==> flow/design.v <==
module ieee754_decoder(
    input mode_fp,               
    input [31:0] fp_a,           
    input [31:0] fp_b,           
    output wire sign_a,          
    output wire sign_b,          
    output reg [7:0] exp_a,      
    output reg [7:0] exp_b,      
    output reg [22:0] mant_a,    
    output reg [22:0] mant_b,    
    output wire is_nan_a,        
    output wire is_nan_b,        
    output wire is_inf_a,        
    output wire is_inf_b,        
    output wire is_zero_a,       
    output wire is_zero_b,       
    output wire is_denorm_a,     
    output wire is_denorm_b      
);
    localparam SP_EXP_MAX = 8'hFF;
    localparam HP_EXP_MAX = 5'h1F;
    localparam SP_EXP_BIAS = 127;
    localparam HP_EXP_BIAS = 15;
    wire [7:0] sp_exp_a, sp_exp_b;
    wire [22:0] sp_mant_a, sp_mant_b;
    assign sign_a = mode_fp ? fp_a[31] : fp_a[15];   
    assign sign_b = mode_fp ? fp_b[31] : fp_b[15];
    assign sp_exp_a = fp_a[30:23];
    assign sp_exp_b = fp_b[30:23];
    assign sp_mant_a = fp_a[22:0];
    assign sp_mant_b = fp_b[22:0];
    wire [4:0] hp_exp_a, hp_exp_b;
    wire [9:0] hp_mant_a, hp_mant_b;
    assign hp_exp_a = fp_a[14:10];   
    assign hp_exp_b = fp_b[14:10];
    assign hp_mant_a = fp_a[9:0];    
    assign hp_mant_b = fp_b[9:0];
    always @(*) begin
        if (mode_fp) begin
            exp_a = sp_exp_a;
            exp_b = sp_exp_b;
            mant_a = sp_mant_a;
            mant_b = sp_mant_b;
        end else begin
            exp_a = (hp_exp_a == 5'b0) ? 8'b0 : (hp_exp_a == 5'h1F) ? 8'hFF : hp_exp_a - HP_EXP_BIAS + SP_EXP_BIAS;
            exp_b = (hp_exp_b == 5'b0) ? 8'b0 : (hp_exp_b == 5'h1F) ? 8'hFF : hp_exp_b - HP_EXP_BIAS + SP_EXP_BIAS;
            mant_a = {hp_mant_a, 13'b0};
            mant_b = {hp_mant_b, 13'b0};
        end
    end
    wire sp_zero_a, sp_denorm_a, sp_inf_a, sp_nan_a;
    wire hp_zero_a, hp_denorm_a, hp_inf_a, hp_nan_a;
    assign sp_zero_a = (sp_exp_a == 8'b0) && (sp_mant_a == 23'b0);
    assign sp_denorm_a = (sp_exp_a == 8'b0) && (sp_mant_a != 23'b0);
    assign sp_inf_a = (sp_exp_a == 8'hFF) && (sp_mant_a == 23'b0);
    assign sp_nan_a = (sp_exp_a == 8'hFF) && (sp_mant_a != 23'b0);
    assign hp_zero_a = (hp_exp_a == 5'b0) && (hp_mant_a == 10'b0);
    assign hp_denorm_a = (hp_exp_a == 5'b0) && (hp_mant_a != 10'b0);
    assign hp_inf_a = (hp_exp_a == 5'h1F) && (hp_mant_a == 10'b0);
    assign hp_nan_a = (hp_exp_a == 5'h1F) && (hp_mant_a != 10'b0);
    wire sp_zero_b, sp_denorm_b, sp_inf_b, sp_nan_b;
    wire hp_zero_b, hp_denorm_b, hp_inf_b, hp_nan_b;
    assign sp_zero_b = (sp_exp_b == 8'b0) && (sp_mant_b == 23'b0);
    assign sp_denorm_b = (sp_exp_b == 8'b0) && (sp_mant_b != 23'b0);
    assign sp_inf_b = (sp_exp_b == 8'hFF) && (sp_mant_b == 23'b0);
    assign sp_nan_b = (sp_exp_b == 8'hFF) && (sp_mant_b != 23'b0);
    assign hp_zero_b = (hp_exp_b == 5'b0) && (hp_mant_b == 10'b0);
    assign hp_denorm_b = (hp_exp_b == 5'b0) && (hp_mant_b != 10'b0);
    assign hp_inf_b = (hp_exp_b == 5'h1F) && (hp_mant_b == 10'b0);
    assign hp_nan_b = (hp_exp_b == 5'h1F) && (hp_mant_b != 10'b0);
    assign is_zero_a = mode_fp ? sp_zero_a : hp_zero_a;
    assign is_zero_b = mode_fp ? sp_zero_b : hp_zero_b;
    assign is_denorm_a = mode_fp ? sp_denorm_a : hp_denorm_a;
    assign is_denorm_b = mode_fp ? sp_denorm_b : hp_denorm_b;
    assign is_inf_a = mode_fp ? sp_inf_a : hp_inf_a;
    assign is_inf_b = mode_fp ? sp_inf_b : hp_inf_b;
    assign is_nan_a = mode_fp ? sp_nan_a : hp_nan_a;
    assign is_nan_b = mode_fp ? sp_nan_b : hp_nan_b;
endmodule
module ieee754_encoder(
    input mode_fp,               
    input sign,                  
    input [7:0] exp,            
    input [22:0] mant,          
    output reg [31:0] fp_result  
);
    localparam SP_EXP_BIAS = 127;
    localparam HP_EXP_BIAS = 15;
    reg [4:0] hp_exp;
    reg [9:0] hp_mant;
    reg [8:0] temp_exp;
    always @(*) begin
        if (mode_fp) begin
            fp_result = {sign, exp, mant};
        end else begin
            if (exp == 8'b0) begin
                hp_exp = 5'b0;  
            end else if (exp == 8'hFF) begin
                hp_exp = 5'h1F;  
            end else begin
                temp_exp = exp - SP_EXP_BIAS + HP_EXP_BIAS;
                if (temp_exp <= 0) begin
                    hp_exp = 5'b0;  
                end else if (temp_exp >= 5'h1F) begin
                    hp_exp = 5'h1F;  
                end else begin
                    hp_exp = temp_exp[4:0];
                end
            end
            hp_mant = mant[22:13];
            fp_result = {16'b0, sign, hp_exp, hp_mant};
        end
    end
endmodule
module fp_adder_subber(
    input clk,
    input rst,
    input mode_fp,               
    input operation,             
    input sign_a,
    input sign_b,
    input [7:0] exp_a,
    input [7:0] exp_b,
    input [22:0] mant_a,
    input [22:0] mant_b,
    input round_mode,
    output reg result_sign,
    output reg [7:0] result_exp,
    output reg [22:0] result_mant,
    output reg overflow,
    output reg underflow,
    output reg inexact
);
    wire effective_sub;           
    wire [7:0] larger_exp, smaller_exp;
    wire [23:0] larger_mant, smaller_mant;   
    wire larger_sign, smaller_sign;
    wire exp_diff_overflow;
    wire [7:0] exp_diff;
    wire [25:0] aligned_smaller_mant;     
    wire [26:0] sum_result;  
    wire [4:0] leading_zeros;
    wire [7:0] normalized_exp;
    wire [22:0] normalized_mant;
    localparam SP_EXP_BIAS = 127;
    localparam HP_EXP_BIAS = 15;
    localparam SP_EXP_MAX = 8'hFF;
    localparam HP_EXP_MAX = 5'h1F;
    assign effective_sub = sign_a ^ sign_b ^ operation;
    wire a_larger = (exp_a > exp_b) || ((exp_a == exp_b) && (mant_a >= mant_b));
    assign larger_exp = a_larger ? exp_a : exp_b;
    assign smaller_exp = a_larger ? exp_b : exp_a;
    assign larger_mant = a_larger ? {1'b1, mant_a} : {1'b1, mant_b};
    assign smaller_mant = a_larger ? {1'b1, mant_b} : {1'b1, mant_a};
    assign larger_sign = a_larger ? sign_a : (sign_b ^ operation);
    assign smaller_sign = a_larger ? (sign_b ^ operation) : sign_a;
    assign {exp_diff_overflow, exp_diff} = larger_exp - smaller_exp;
    assign aligned_smaller_mant = (exp_diff >= 26) ? 26'b0 : ({smaller_mant, 2'b0} >> exp_diff);
    wire [25:0] larger_extended = {larger_mant, 2'b0};
    assign sum_result = effective_sub ? 
                    (larger_extended - aligned_smaller_mant) :
                    (larger_extended + aligned_smaller_mant);
    function [4:0] count_leading_zeros;
        input [26:0] value;
        integer j;
        reg found;
        begin
            count_leading_zeros = 27;
            found = 0;
            for (j = 26; j >= 0; j = j - 1) begin
                if (value[j] && !found) begin
                    count_leading_zeros = 26 - j;
                    found = 1;
                end
            end
        end
    endfunction
    assign leading_zeros = count_leading_zeros(sum_result);
    wire sum_zero = (sum_result == 27'b0);
    wire lz_under = (leading_zeros > larger_exp);
    wire [22:0] lz_mant =
        (leading_zeros == 5'd1)  ? sum_result[23:1] :
        (leading_zeros == 5'd2)  ? sum_result[22:0] :
        (leading_zeros == 5'd3)  ? {sum_result[21:0], 1'b0} :
        (leading_zeros == 5'd4)  ? {sum_result[20:0], 2'b0} :
        (leading_zeros == 5'd5)  ? {sum_result[19:0], 3'b0} :
        (leading_zeros == 5'd6)  ? {sum_result[18:0], 4'b0} :
        (leading_zeros == 5'd7)  ? {sum_result[17:0], 5'b0} :
        (leading_zeros == 5'd8)  ? {sum_result[16:0], 6'b0} :
        (leading_zeros == 5'd9)  ? {sum_result[15:0], 7'b0} :
        (leading_zeros == 5'd10) ? {sum_result[14:0], 8'b0} :
        (leading_zeros == 5'd11) ? {sum_result[13:0], 9'b0} : 23'b0;
    wire n_sign = sum_zero ? 1'b0 : larger_sign;
    wire [7:0] n_exp =
        sum_zero       ? 8'b0 :
        sum_result[26] ? larger_exp + 8'd1 :
        sum_result[25] ? larger_exp :
        sum_result[24] ? larger_exp - 8'd1 :
        lz_under       ? 8'b0 : larger_exp - leading_zeros;
    wire [22:0] n_mant =
        sum_zero       ? 23'b0 :
        sum_result[26] ? sum_result[25:3] :
        sum_result[25] ? sum_result[24:2] :
        sum_result[24] ? sum_result[23:1] :
        lz_under       ? 23'b0 : lz_mant;
    wire n_underflow = !sum_zero && !sum_result[26] && !sum_result[25] && !sum_result[24] && lz_under;
    wire n_inexact =
        sum_zero       ? 1'b0 :
        sum_result[26] ? (sum_result[2:0] != 3'b0) :
        sum_result[25] ? (sum_result[1:0] != 2'b0) :
        sum_result[24] ? sum_result[0] : 1'b0;
    wire sp_ovf = mode_fp && (n_exp >= SP_EXP_MAX);
    wire hp_ovf = !mode_fp && (n_exp >= (HP_EXP_MAX - HP_EXP_BIAS + SP_EXP_BIAS));
    always @(*) begin
        result_sign = n_sign;
        underflow = n_underflow;
        inexact = n_inexact;
        overflow = sp_ovf | hp_ovf;
        result_exp = sp_ovf ? SP_EXP_MAX : hp_ovf ? (HP_EXP_MAX - HP_EXP_BIAS + SP_EXP_BIAS) : n_exp;
        result_mant = (sp_ovf | hp_ovf) ? 23'b0 : n_mant;
    end
endmodule
module fp_multiplier(
    input clk,
    input rst,
    input mode_fp,               
    input sign_a,
    input sign_b,
    input [7:0] exp_a,
    input [7:0] exp_b,
    input [22:0] mant_a,
    input [22:0] mant_b,
    input round_mode,
    output reg result_sign,
    output reg [7:0] result_exp,
    output reg [22:0] result_mant,
    output reg overflow,
    output reg underflow,
    output reg inexact
);
    reg [23:0] mant_a_ext, mant_b_ext;   
    reg [47:0] product;                  
    reg [8:0] exp_sum;                  
    wire signed [9:0] biased_exp;              
    wire signed [9:0] hp_biased_exp;           
    localparam SP_EXP_BIAS = 127;
    localparam HP_EXP_BIAS = 15;
    localparam SP_EXP_MAX = 8'hFF;
    localparam HP_EXP_MAX = 5'h1F;
    reg [47:0] s1_product;
    reg signed [9:0]  s1_exp_sum;
    reg        s1_sign;
    assign biased_exp = s1_product[47] ? s1_exp_sum + 10'sd1 : s1_exp_sum;
    assign hp_biased_exp = biased_exp - SP_EXP_BIAS + HP_EXP_BIAS;
    always @(posedge clk) begin
        if (rst) begin
            result_sign <= 1'b0;
            result_exp <= 8'b0;
            result_mant <= 23'b0;
            overflow <= 1'b0;
            underflow <= 1'b0;
            inexact <= 1'b0;
            mant_a_ext <= 24'b0;
            mant_b_ext <= 24'b0;
            s1_product <= 48'b0;
            s1_exp_sum <= 10'b0;
            s1_sign <= 1'b0;
        end else begin
            mant_a_ext <= {1'b1, mant_a};
            mant_b_ext <= {1'b1, mant_b};
            s1_product <= {1'b1, mant_a} * {1'b1, mant_b};
            s1_exp_sum <= exp_a + exp_b - SP_EXP_BIAS;
            s1_sign <= sign_a ^ sign_b;
            result_sign <= s1_sign;
            overflow <= 1'b0;
            underflow <= 1'b0;
            if (s1_product[47]) begin
                result_mant <= s1_product[46:24];
                inexact <= (s1_product[23:0] != 24'b0);
            end else begin
                result_mant <= s1_product[45:23];
                inexact <= (s1_product[22:0] != 23'b0);
            end
            if (mode_fp) begin
                if (biased_exp <= 0) begin
                    result_exp <= 8'b0;
                    result_mant <= 23'b0;
                    underflow <= 1'b1;
                end else if (biased_exp >= SP_EXP_MAX) begin
                    result_exp <= SP_EXP_MAX;
                    result_mant <= 23'b0;
                    overflow <= 1'b1;
                end else begin
                    result_exp <= biased_exp[7:0];
                end
            end else begin
                if (hp_biased_exp <= 0) begin
                    result_exp <= 8'b0;
                    result_mant <= 23'b0;
                    underflow <= 1'b1;
                end else if (hp_biased_exp >= HP_EXP_MAX) begin
                    result_exp <= 8'hFF;  
                    result_mant <= 23'b0;
                    overflow <= 1'b1;
                end else begin
                    result_exp <= hp_biased_exp - HP_EXP_BIAS + SP_EXP_BIAS;
                end
            end
        end
    end
endmodule
module fp_divider(
    input clk,
    input rst,
    input start,
    input mode_fp,               
    input sign_a,                
    input sign_b,                
    input [7:0] exp_a,           
    input [7:0] exp_b,           
    input [22:0] mant_a,         
    input [22:0] mant_b,         
    input round_mode,
    output reg result_sign,
    output reg [7:0] result_exp,
    output reg [22:0] result_mant,
    output reg overflow,
    output reg underflow,
    output reg inexact,
    output reg ready
);
    reg [23:0] dividend, divisor;        
    reg [47:0] quotient;                
    reg [8:0] exp_diff;                 
    reg [8:0] biased_exp;               
    reg [2:0] div_state;
    localparam DIV_IDLE = 3'b000;
    localparam DIV_SETUP = 3'b001;
    localparam DIV_COMPUTE = 3'b010;
    localparam DIV_NORMALIZE = 3'b011;
    localparam DIV_ROUND = 3'b100;
    localparam DIV_DONE = 3'b101;
    reg [4:0] div_counter;
    reg [48:0] remainder;                
    integer i;
    reg [5:0] shift_amount;
    localparam SP_EXP_BIAS = 127;
    localparam HP_EXP_BIAS = 15;
    localparam SP_EXP_MAX = 8'hFF;
    localparam HP_EXP_MAX = 5'h1F;
    function [5:0] count_quotient_leading_zeros;
        input [47:0] value;
        integer j;
        begin
            count_quotient_leading_zeros = 46;
            for (j = 45; j >= 0; j = j - 1) begin
                if (value[j]) begin
                    count_quotient_leading_zeros = 45 - j;
                    j = -1;  
                end
            end
        end
    endfunction
    always @(posedge clk) begin
        if (rst) begin
            div_state <= DIV_IDLE;
            result_sign <= 1'b0;
            result_exp <= 8'b0;
            result_mant <= 23'b0;
            overflow <= 1'b0;
            underflow <= 1'b0;
            inexact <= 1'b0;
            ready <= 1'b1;
            div_counter <= 5'b0;
            quotient <= 48'b0;
            remainder <= 49'b0;
        end else begin
            case (div_state)
                DIV_IDLE: begin
                    ready <= 1'b1;
                    if (start) begin
                        ready <= 1'b0;
                        div_state <= DIV_SETUP;
                        result_sign <= sign_a ^ sign_b;
                        dividend <= {1'b1, mant_a};
                        divisor <= {1'b1, mant_b};
                        exp_diff <= exp_a - exp_b + SP_EXP_BIAS;
                        quotient <= 48'b0;
                        remainder <= {1'b0, {1'b1, mant_a}, 24'b0};  
                        div_counter <= 5'd24;  
                    end
                end
                DIV_SETUP: begin
                    div_state <= DIV_COMPUTE;
                end
                DIV_COMPUTE: begin
                    if (div_counter > 0) begin
                        if (remainder[48:24] >= {1'b0, divisor}) begin
                            remainder <= (remainder - {1'b0, divisor, 24'b0}) << 1;
                            quotient <= (quotient << 1) | 1'b1;
                        end else begin
                            remainder <= remainder << 1;
                            quotient <= quotient << 1;
                        end
                        div_counter <= div_counter - 1;
                    end else begin
                        div_state <= DIV_NORMALIZE;
                    end
                end
                DIV_NORMALIZE: begin
                    if (quotient[23]) begin
                        result_mant <= quotient[22:0];
                        biased_exp <= exp_diff;
                        inexact <= (remainder != 49'b0);
                    end else if (quotient[22]) begin
                        result_mant <= {quotient[21:0], 1'b0};
                        biased_exp <= exp_diff - 1;
                        inexact <= (remainder != 49'b0);
                    end else if (quotient[21]) begin
                        result_mant <= {quotient[20:0], 2'b0};
                        biased_exp <= exp_diff - 2;
                        inexact <= (remainder != 49'b0);
                    end else begin
                        result_mant <= 23'b0;
                        biased_exp <= 9'b0;
                        underflow <= 1'b1;
                    end
                    div_state <= DIV_ROUND;
                end
                DIV_ROUND: begin
                    if (mode_fp) begin
                        if (biased_exp <= 0) begin
                            result_exp <= 8'b0;
                            underflow <= 1'b1;
                        end else if (biased_exp >= SP_EXP_MAX) begin
                            result_exp <= SP_EXP_MAX;
                            overflow <= 1'b1;
                        end else begin
                            result_exp <= biased_exp[7:0];
                        end
                    end else begin
                        if ((biased_exp - SP_EXP_BIAS + HP_EXP_BIAS) <= 0) begin
                            result_exp <= 8'b0;
                            underflow <= 1'b1;
                        end else if ((biased_exp - SP_EXP_BIAS + HP_EXP_BIAS) >= HP_EXP_MAX) begin
                            result_exp <= 8'hFF;  
                            overflow <= 1'b1;
                        end else begin
                            result_exp <= (biased_exp - SP_EXP_BIAS + HP_EXP_BIAS) - HP_EXP_BIAS + SP_EXP_BIAS;
                        end
                    end
                    div_state <= DIV_DONE;
                end
                DIV_DONE: begin
                    ready <= 1'b1;
                    if (!start) begin
                        div_state <= DIV_IDLE;
                        overflow <= 1'b0;
                        underflow <= 1'b0;
                        inexact <= 1'b0;
                    end
                end
                default: div_state <= DIV_IDLE;
            endcase
        end
    end
endmodule
`timescale 1ns / 1ps
module alu(
    input clk,
    input rst,
    input [31:0] op_a,         
    input [31:0] op_b,         
    input [2:0] op_code,       
    input mode_fp,             
    input round_mode,          
    input start,               
    output reg [31:0] result,  
    output reg valid_out,      
    output reg [4:0] flags     
);
    localparam OP_ADD = 3'b000;   
    localparam OP_SUB = 3'b001;   
    localparam OP_MUL = 3'b010;   
    localparam OP_DIV = 3'b011;   
    localparam SP_SIGN_POS = 31;
    localparam SP_EXP_MSB = 30;
    localparam SP_EXP_LSB = 23;
    localparam SP_MANT_MSB = 22;
    localparam SP_MANT_LSB = 0;
    localparam SP_EXP_BIAS = 127;
    localparam SP_EXP_WIDTH = 8;
    localparam SP_MANT_WIDTH = 23;
    localparam HP_SIGN_POS = 15;
    localparam HP_EXP_MSB = 14;
    localparam HP_EXP_LSB = 10;
    localparam HP_MANT_MSB = 9;
    localparam HP_MANT_LSB = 0;
    localparam HP_EXP_BIAS = 15;
    localparam HP_EXP_WIDTH = 5;
    localparam HP_MANT_WIDTH = 10;
    wire sign_a, sign_b, result_sign;
    wire [7:0] exp_a, exp_b;
    wire [22:0] mant_a, mant_b;
    wire [7:0] result_exp;
    wire [22:0] result_mant;
    wire [31:0] encoded_result;
    wire is_nan_a, is_nan_b, is_inf_a, is_inf_b, is_zero_a, is_zero_b;
    wire is_denorm_a, is_denorm_b;
    reg [2:0] state;
    localparam IDLE = 3'b000;
    localparam DECODE = 3'b001;
    localparam COMPUTE = 3'b010;
    localparam NORMALIZE = 3'b011;
    localparam ENCODE = 3'b100;
    localparam DONE = 3'b101;
    reg [31:0] temp_a, temp_b;
    reg [2:0] current_op;
    reg current_mode;
    reg current_round_mode;
    reg [1:0] mul_counter;
    ieee754_decoder decoder_inst (
        .mode_fp(current_mode),
        .fp_a(temp_a),
        .fp_b(temp_b),
        .sign_a(sign_a),
        .sign_b(sign_b),
        .exp_a(exp_a),
        .exp_b(exp_b),
        .mant_a(mant_a),
        .mant_b(mant_b),
        .is_nan_a(is_nan_a),
        .is_nan_b(is_nan_b),
        .is_inf_a(is_inf_a),
        .is_inf_b(is_inf_b),
        .is_zero_a(is_zero_a),
        .is_zero_b(is_zero_b),
        .is_denorm_a(is_denorm_a),
        .is_denorm_b(is_denorm_b)
    );
    wire add_overflow, add_underflow, add_inexact;
    wire add_result_sign;
    wire [7:0] add_result_exp;
    wire [22:0] add_result_mant;
    fp_adder_subber adder_sub_inst (
        .clk(clk),
        .rst(rst),
        .mode_fp(current_mode),
        .operation(current_op[0]),  
        .sign_a(sign_a),
        .sign_b(sign_b),
        .exp_a(exp_a),
        .exp_b(exp_b),
        .mant_a(mant_a),
        .mant_b(mant_b),
        .round_mode(current_round_mode),
        .result_sign(add_result_sign),
        .result_exp(add_result_exp),
        .result_mant(add_result_mant),
        .overflow(add_overflow),
        .underflow(add_underflow),
        .inexact(add_inexact)
    );
    wire mul_overflow, mul_underflow, mul_inexact;
    wire mul_result_sign;
    wire [7:0] mul_result_exp;
    wire [22:0] mul_result_mant;
    fp_multiplier multiplier_inst (
        .clk(clk),
        .rst(rst),
        .mode_fp(current_mode),
        .sign_a(sign_a),
        .sign_b(sign_b),
        .exp_a(exp_a),
        .exp_b(exp_b),
        .mant_a(mant_a),
        .mant_b(mant_b),
        .round_mode(current_round_mode),
        .result_sign(mul_result_sign),
        .result_exp(mul_result_exp),
        .result_mant(mul_result_mant),
        .overflow(mul_overflow),
        .underflow(mul_underflow),
        .inexact(mul_inexact)
    );
    wire div_overflow, div_underflow, div_inexact, div_ready;
    wire div_result_sign;
    wire [7:0] div_result_exp;
    wire [22:0] div_result_mant;
    fp_divider divider_inst (
        .clk(clk),
        .rst(rst),
        .start((state == COMPUTE) && (current_op == OP_DIV) && !(is_nan_a || is_nan_b || is_inf_a || is_inf_b || is_zero_b)),
        .mode_fp(current_mode),
        .sign_a(sign_a),
        .sign_b(sign_b),
        .exp_a(exp_a),
        .exp_b(exp_b),
        .mant_a(mant_a),
        .mant_b(mant_b),
        .round_mode(current_round_mode),
        .result_sign(div_result_sign),
        .result_exp(div_result_exp),
        .result_mant(div_result_mant),
        .overflow(div_overflow),
        .underflow(div_underflow),
        .inexact(div_inexact),
        .ready(div_ready)
    );
    reg final_result_sign;
    reg [7:0] final_result_exp;
    reg [22:0] final_result_mant;
    reg final_overflow, final_underflow, final_inexact;
    always @(*) begin
        case (current_op)
            OP_ADD, OP_SUB: begin
                final_result_sign = add_result_sign;
                final_result_exp = add_result_exp;
                final_result_mant = add_result_mant;
                final_overflow = add_overflow;
                final_underflow = add_underflow;
                final_inexact = add_inexact;
            end
            OP_MUL: begin
                final_result_sign = mul_result_sign;
                final_result_exp = mul_result_exp;
                final_result_mant = mul_result_mant;
                final_overflow = mul_overflow;
                final_underflow = mul_underflow;
                final_inexact = mul_inexact;
            end
            OP_DIV: begin
                final_result_sign = div_result_sign;
                final_result_exp = div_result_exp;
                final_result_mant = div_result_mant;
                final_overflow = div_overflow;
                final_underflow = div_underflow;
                final_inexact = div_inexact;
            end
            default: begin
                final_result_sign = 1'b0;
                final_result_exp = 8'b0;
                final_result_mant = 23'b0;
                final_overflow = 1'b0;
                final_underflow = 1'b0;
                final_inexact = 1'b0;
            end
        endcase
    end
    ieee754_encoder encoder_inst (
        .mode_fp(current_mode),
        .sign(final_result_sign),
        .exp(final_result_exp),
        .mant(final_result_mant),
        .fp_result(encoded_result)
    );
    always @(posedge clk) begin
        if (rst) begin
            state <= IDLE;
            result <= 32'b0;
            valid_out <= 1'b0;
            flags <= 5'b0;
            mul_counter <= 2'b0;
        end else begin
            case (state)
                IDLE: begin
                    valid_out <= 1'b0;
                    if (start) begin
                        temp_a <= op_a;
                        temp_b <= op_b;
                        current_op <= op_code;
                        current_mode <= mode_fp;
                        current_round_mode <= round_mode;
                        state <= DECODE;
                    end
                end
                DECODE: begin
                    state <= COMPUTE;
                end
                COMPUTE: begin
                    if (is_nan_a || is_nan_b) begin
                        if (current_mode)  
                            result <= 32'h7FC00000;  
                        else  
                            result <= {16'h0, 16'h7E00};  
                        flags <= 5'b10000;  
                        state <= DONE;
                    end else if (is_inf_a || is_inf_b) begin
                        case (current_op)
                            OP_ADD, OP_SUB: begin
                                if (is_inf_a && is_inf_b && (sign_a ^ sign_b ^ current_op[0])) begin
                                    if (current_mode)
                                        result <= 32'h7FC00000;
                                    else
                                        result <= {16'h0, 16'h7E00};
                                    flags <= 5'b10000;  
                                end else begin
                                    flags <= 5'b0;
                                    if (current_mode)
                                        result <= is_inf_a ? temp_a : temp_b;
                                    else
                                        result <= is_inf_a ? temp_a : temp_b;
                                end
                            end
                            OP_MUL: begin
                                if (is_zero_a || is_zero_b) begin
                                    if (current_mode)
                                        result <= 32'h7FC00000;
                                    else
                                        result <= {16'h0, 16'h7E00};
                                    flags <= 5'b10000;  
                                end else begin
                                    flags <= 5'b0;
                                    if (current_mode)
                                        result <= {sign_a ^ sign_b, 8'hFF, 23'b0};
                                    else
                                        result <= {16'b0, sign_a ^ sign_b, 5'h1F, 10'b0};
                                end
                            end
                            OP_DIV: begin
                                if (is_inf_a && is_inf_b) begin
                                    if (current_mode)
                                        result <= 32'h7FC00000;
                                    else
                                        result <= {16'h0, 16'h7E00};
                                    flags <= 5'b10000;  
                                end else if (is_inf_a) begin
                                    flags <= 5'b0;
                                    if (current_mode)
                                        result <= {sign_a ^ sign_b, 8'hFF, 23'b0};
                                    else
                                        result <= {16'b0, sign_a ^ sign_b, 5'h1F, 10'b0};
                                end else begin
                                    flags <= 5'b0;
                                    if (current_mode)
                                        result <= {sign_a ^ sign_b, 31'b0};
                                    else
                                        result <= {16'b0, sign_a ^ sign_b, 15'b0};
                                end
                            end
                        endcase
                        state <= DONE;
                    end else if (is_zero_b && current_op == OP_DIV) begin
                        if (is_zero_a) begin
                            if (current_mode)
                                result <= 32'h7FC00000;
                            else
                                result <= {16'h0, 16'h7E00};
                            flags <= 5'b10000;  
                        end else begin
                            if (current_mode)
                                result <= {sign_a ^ sign_b, 8'hFF, 23'b0};
                            else
                                result <= {16'b0, sign_a ^ sign_b, 5'h1F, 10'b0};
                            flags <= 5'b01000;  
                        end
                        state <= DONE;
                    end else if ((is_zero_a || is_zero_b) && current_op == OP_MUL) begin
                        if (current_mode)
                            result <= {sign_a ^ sign_b, 31'b0};  
                        else
                            result <= {16'b0, sign_a ^ sign_b, 15'b0};  
                        flags <= 5'b0;  
                        state <= DONE;
                    end else begin
                        if (current_op == OP_MUL) begin
                            mul_counter <= 2'd2;
                        end
                        state <= NORMALIZE;
                    end
                end
                NORMALIZE: begin
                    if (final_overflow) begin
                        if (current_mode)  
                            result <= {final_result_sign, 8'hFF, 23'b0};  
                        else  
                            result <= {16'b0, final_result_sign, 5'h1F, 10'b0};  
                        flags[4] <= 1'b0;  
                        flags[3] <= 1'b0;  
                        flags[2] <= 1'b1;  
                        flags[1] <= 1'b0;  
                        flags[0] <= final_inexact;  
                        state <= DONE;
                    end else if (final_underflow) begin
                        if (current_mode)
                            result <= {final_result_sign, 31'b0};  
                        else
                            result <= {16'b0, final_result_sign, 15'b0};  
                        flags[4] <= 1'b0;  
                        flags[3] <= 1'b0;  
                        flags[2] <= 1'b0;  
                        flags[1] <= 1'b1;  
                        flags[0] <= final_inexact;  
                        state <= DONE;
                    end else begin
                        flags[4] <= 1'b0;  
                        flags[3] <= 1'b0;  
                        flags[2] <= final_overflow;    
                        flags[1] <= final_underflow;   
                        flags[0] <= final_inexact;     
                        if (current_op == OP_DIV) begin
                            if (div_ready) begin
                                state <= ENCODE;
                            end
                        end else if (current_op == OP_MUL) begin
                            if (mul_counter == 0) begin
                                state <= ENCODE;
                            end else begin
                                mul_counter <= mul_counter - 1;
                            end
                        end else begin
                            state <= ENCODE;
                        end
                    end
                end
                ENCODE: begin
                    result <= encoded_result;
                    state <= DONE;
                end
                DONE: begin
                    valid_out <= 1'b1;
                    if (!start) begin
                        state <= IDLE;
                    end
                end
                default: state <= IDLE;
            endcase
        end
    end
endmodule
# From RTL to reports: alu
# What the tools print for alu, step after step.
# Lines are those of the file above, counted from 1.
# Operators: Yosys type, input widths -> output width; for muxes data width and select width s.
# Cell names lack the library's common part.
# Not given: -
# inputs
top,alu
clock_port,clk
lib,sky130hd
corner,tt_025C_1v80

# Word-level counts
# Yosys after proc, flatten, opt, wreduce and memory -nomap, before mapping. Memory bits, and registers merged into a memory's read port (data or address), are not among the register bits. Print and check cells are not counted. Equal cells are merged and count once.
# bits
ff_bits,363
inputBits,72
word_cells,542
# op_classes
addsub,30
mul,1
n_cmp,18
n_eq,62
shifts,1
mux,252
n_logic,5
n_reduce_logical,137
# ops
cell,count
$mul 24x24->48,1
$mux 23,30
$mux 32,17
$mux 8,25
$pmux 32 s3,2
$mux 5,33
$mux 49,3
$pmux 49 s2,1
$mux 1,85
$reduce_bool 23->1,3
$pmux 23 s3,1
$logic_and 1x1->1,51
$reduce_bool 49->1,1
$sub 48x48->48,1
$pmux 24 s2,1
$mux 24,2
$logic_not 23->1,2
$mux 3,15
$pmux 3 s6,2
$logic_not 1->1,32
$ne 2x2->1 const B,16
$le 32x1->1 const B,1
$add 32x4->32 const B,1
$ge 32x5->1 const B,1
$mux 31,1
$add 26x26->27,1
$sub 26x26->27,1
$logic_not 27->1,1
# Other operator kinds: 88; their cells: 175.

# Logic depth
# Longest topological path by Yosys (ltp), each cell counted once; first at word level (registers and memories cut), then after technology mapping (sequential cells cut; the memories' decode and read muxes count).
# logic_depth
ltp_word,114
abc_area,0
depth_mapped,80
mapped_depth_nobuf,70

# After synthesis
# Yosys stat after the flow's synthesis: flattened, memories mapped to cells. It holds for the ABC_AREA given above (unset counts as 0); a run with the other value may have another netlist.
# types
type,count,area_total_um2
fa_1,490,9.81E+03
dfxtp_1,236,4.72E+03
ha_1,351,4.39E+03
edfxtp_1,109,3.27E+03
inv_1,682,2.56E+03
nand2_1,640,2.4E+03
nor2_1,515,1.93E+03
mux2i_1,163,1.63E+03
a21oi_1,313,1.57E+03
o21ai_0,264,1.32E+03
and3_1,192,1.2E+03
clkbuf_1,288,1.08E+03
xnor2_1,95,832.048
xor2_1,62,543.021
nand3_1,95,475.456
o22ai_1,65,406.64
a21o_1,52,390.374
nor3_1,69,345.331
# Not listed: further types 95, cells in them 861.
# synth_totals
stdcells,5542
mapped_area_um2,45661.3
seq_area_um2,7997.7
ffs,345
n_buf,331
# By module: a second synthesis without flattening, with its own total; a netlist apart from the flattened one above.
# unflattened
cells_unflattened,5837
hier_area_um2,48565.3
# Rows give one instance, submodules left out.
# by_module
module,n_inst,n_cells,mod_area_um2,mod_seq_area_um2
fp_multiplier,1,2485,22333.9,1881.8
fp_adder_subber,1,1614,10402.5,0.0
fp_divider,1,941,8106.5,3153.0
alu,1,519,5844.4,2992.9
ieee754_decoder,1,209,1367.6,0.0
ieee754_encoder,1,69,510.5,0.0

# Path before layout
# Source: OpenSTA report_checks on the synthesized netlist (no wires, ideal clock, input and output delay 20% of the period each), path of least setup slack; recovery checks are left aside. Register names are those of the netlist, which keeps one name where synthesis merged equal registers.
# synth_timing
path_kind,register to register
startpoint,register current_mode
endpoint,register result[13]
clock_period_ps,15200
setup_time_ps,130
t_first_pin_ps,0
arrival_time_ps,15717
t_required_ps,15070
setup_slack_ps,-647
path_delay_ps,15847
stages,79
n_path_buf,13
synth_period_reached_ps,15847
# "path_delay_ps" is the arrival time less input delay plus setup time.
# "stages": output pins that drive a net of the path, with the launching flip-flop's if there is one; two outputs of one cell count as two.
# "synth_period_reached_ps" is the clock period less the worst setup slack; recovery checks do not enter. This is arithmetic on one report: input and output delays are still those of the set period (20% each).
# The rows between start and end are the longest chain of elaborated cells between them; the timing report does not say that the signal goes this way. Where chains are equally long, one stands for them.
# Each line given opens the expression or statement behind the cell; cells for indexed reads and writes are added by Yosys, which also makes memories of some case tables.
# At most two assigning lines are given for a register; there are more.
# synth_between
cell_sequence,edfxtp_1 > buf_2 > buf_2 > buf_2 > buf_1 > buf_2 > buf_2 > nor2_1 > a22oi_1 > inv_1 > ha_1 > or4b_1 > or4_1 > or4_1 > nand3_1 > nor2_1 > clkbuf_1 > clkbuf_1 > (+43 left out) > fa_1 > nor2b_1 > o21ai_0 > nand3_1 > nor2_1 > nor2_1 > o31ai_2 > or3_1 > a21oi_1 > and3_4 > nand3_2 > o31a_4 > a21boi_4 > nand2b_4 > buf_6 > o22ai_2 > a221oi_2 > o32ai_1
elab_chain_len,110
# synth_lines
item,line_no,text
start: declaration,519,reg current_mode;
start: assignment,672,current_mode <= mode_fp;
$mux 23,39,if (mode_fp) begin
$ge 23x23->1,150,wire a_larger = (exp_a > exp_b) || ((exp_a == exp_b) && (mant_a >= mant_b));
$logic_and 1x1->1,150,
$logic_or 1x1->1,150,
$mux 8,151,assign larger_exp = a_larger ? exp_a : exp_b;
$sub 8x8->8,157,"assign {exp_diff_overflow, exp_diff} = larger_exp - smaller_exp;"
$ge 8x5->1,158,"assign aligned_smaller_mant = (exp_diff >= 26) ? 26'b0 : ({smaller_mant, 2'b0} >> exp_diff);"
(+96 left out),-,
$mux 23,203,sum_result[25] ? sum_result[24:2] :
$mux 23,202,sum_result[26] ? sum_result[25:3] :
$mux 23,201,sum_zero       ? 23'b0 :
$mux 23,220,result_mant = (sp_ovf | hp_ovf) ? 23'b0 : n_mant;
$pmux 23 s3,615,case (current_op)
$mux 32,93,if (mode_fp) begin
$pmux 32 s3,665,case (state)
end: assignment,685,"result <= {16'h0, 16'h7E00};"
end: assignment,695,"result <= {16'h0, 16'h7E00};"
end: declaration,478,"output reg [31:0] result,"

# Timing after layout
# Path of least setup slack in the final report of entry A (OpenROAD, finished layout, wires in). Where an end is a register, its clock arrival counts in the times.
# The path's times are printed in steps of 10 ps; the period is the one set.
# layout_timing
path_kind,register to register
startpoint,register current_mode
endpoint,register result[7]
clock_period_ps,18200
setup_time_ps,50
t_first_pin_ps,640
arrival_time_ps,16700
t_required_ps,18800
setup_slack_ps,2100
stages,70
n_path_buf,12
# The rows between start and end are the longest chain of elaborated cells between them; the timing report does not say that the signal goes this way. Where chains are equally long, one stands for them.
# At most two assigning lines are given for a register; there are more.
# layout_between
cell_sequence,edfxtp_1 > buf_6 > buf_8 > buf_12 > mux2i_2 > clkinv_4 > ha_1 > or4b_4 > or4_4 > or4_4 > and3_1 > buf_6 > nand2_8 > buf_8 > buf_6 > buf_8 > nor2_1 > nor2_1 > (+34 left out) > nor2b_1 > o21ai_0 > nand2_1 > nand2_1 > nand3_2 > o31ai_4 > buf_4 > o221ai_1 > and3_4 > and3_4 > nand3_2 > a31o_4 > a21boi_4 > buf_12 > nor3_4 > o211ai_1 > a21oi_1 > a32o_1
elab_chain_len,110
# layout_lines
item,line_no,text
start: declaration,519,reg current_mode;
start: assignment,672,current_mode <= mode_fp;
$mux 23,39,if (mode_fp) begin
$ge 23x23->1,150,wire a_larger = (exp_a > exp_b) || ((exp_a == exp_b) && (mant_a >= mant_b));
$logic_and 1x1->1,150,
$logic_or 1x1->1,150,
$mux 8,151,assign larger_exp = a_larger ? exp_a : exp_b;
$sub 8x8->8,157,"assign {exp_diff_overflow, exp_diff} = larger_exp - smaller_exp;"
$ge 8x5->1,158,"assign aligned_smaller_mant = (exp_diff >= 26) ? 26'b0 : ({smaller_mant, 2'b0} >> exp_diff);"
(+96 left out),-,
$mux 23,203,sum_result[25] ? sum_result[24:2] :
$mux 23,202,sum_result[26] ? sum_result[25:3] :
$mux 23,201,sum_zero       ? 23'b0 :
$mux 23,220,result_mant = (sp_ovf | hp_ovf) ? 23'b0 : n_mant;
$pmux 23 s3,615,case (current_op)
$mux 32,93,if (mode_fp) begin
$pmux 32 s3,665,case (state)
end: assignment,685,"result <= {16'h0, 16'h7E00};"
end: assignment,695,"result <= {16'h0, 16'h7E00};"
end: declaration,478,"output reg [31:0] result,"

# Top module alu; platform sky130hd; tools Yosys and OpenROAD; 3 stored runs in no particular order. Input and output delays are each 20% of the period that was set; the output load is 0.01 pF.
# By "period_reached_ps" is meant the clock period of the run minus its worst setup slack. This is arithmetic on one report: input and output delays are still those of the set period (20% each).
# "worst_path_allowed_less_slack_ps" means the part of the period allowed to the worst setup path (the constraints hold back 20% at inputs and 20% at outputs) less its slack; where the path has registers, the arrival times of their clocks count too.
# By "totalPower_uw" is meant OpenSTA's value without simulated activity: inputs other than the clock are taken to toggle once in ten clock periods, and the tool carries that through the logic.
# "worst_path_allowed_less_slack_ps" is given in steps of 10 ps.
# Among the settings, n/a means not set for that run.
# A result given as n/a is not shown for that run.
name,entry A,entry B,entry C
ABC_AREA,0,n/a,0
CORE_ASPECT_RATIO,1.13,n/a,n/a
CORE_UTILIZATION,54,23,64
CTS_CLUSTER_DIAMETER,58,38,n/a
CTS_CLUSTER_SIZE,43,n/a,n/a
GPL_ROUTABILITY_DRIVEN,1,n/a,n/a
GPL_TIMING_DRIVEN,0,n/a,1
MAX_ROUTING_LAYER,met5,n/a,met5
MIN_ROUTING_LAYER,met1,n/a,n/a
PLACE_DENSITY_LB_ADDON,0.01,0.21,n/a
SETUP_SLACK_MARGIN,1.73,0.2,3.16
SLEW_MARGIN,0,20,20
TNS_END_PERCENT,45,95,n/a
period_ns,18.2,13.3,13.1
CAP_MARGIN,20,20,20
CORE_MARGIN,2,2,2
HOLD_SLACK_MARGIN,n/a,0.22,n/a
CELL_PAD_IN_SITES_DETAIL_PLACEMENT,n/a,n/a,2
CELL_PAD_IN_SITES_GLOBAL_PLACEMENT,n/a,n/a,2
PLACE_DENSITY,n/a,n/a,0.51
cell_area_final_um2,51518.2,58972.8,n/a
finalUtil_pct,61.3,29.9,n/a
worst_path_allowed_less_slack_ps,16100,14610,n/a
worstPathKind,register to register,register to register,n/a
fin_tns_ps,0,-46581,n/a
hold_worst_slack_ps,452,433,n/a
final_setup_ws_ps,2098,-1313,n/a
period_reached_ps,16102,14613,n/a
ys_area_um2,45661.3,45661.3,n/a
totalPower_uw,6795,10266,n/a
die_area_um2,86903.7,202109.0,n/a
# Entry C: stopped before the end: placement reported GPL-0301
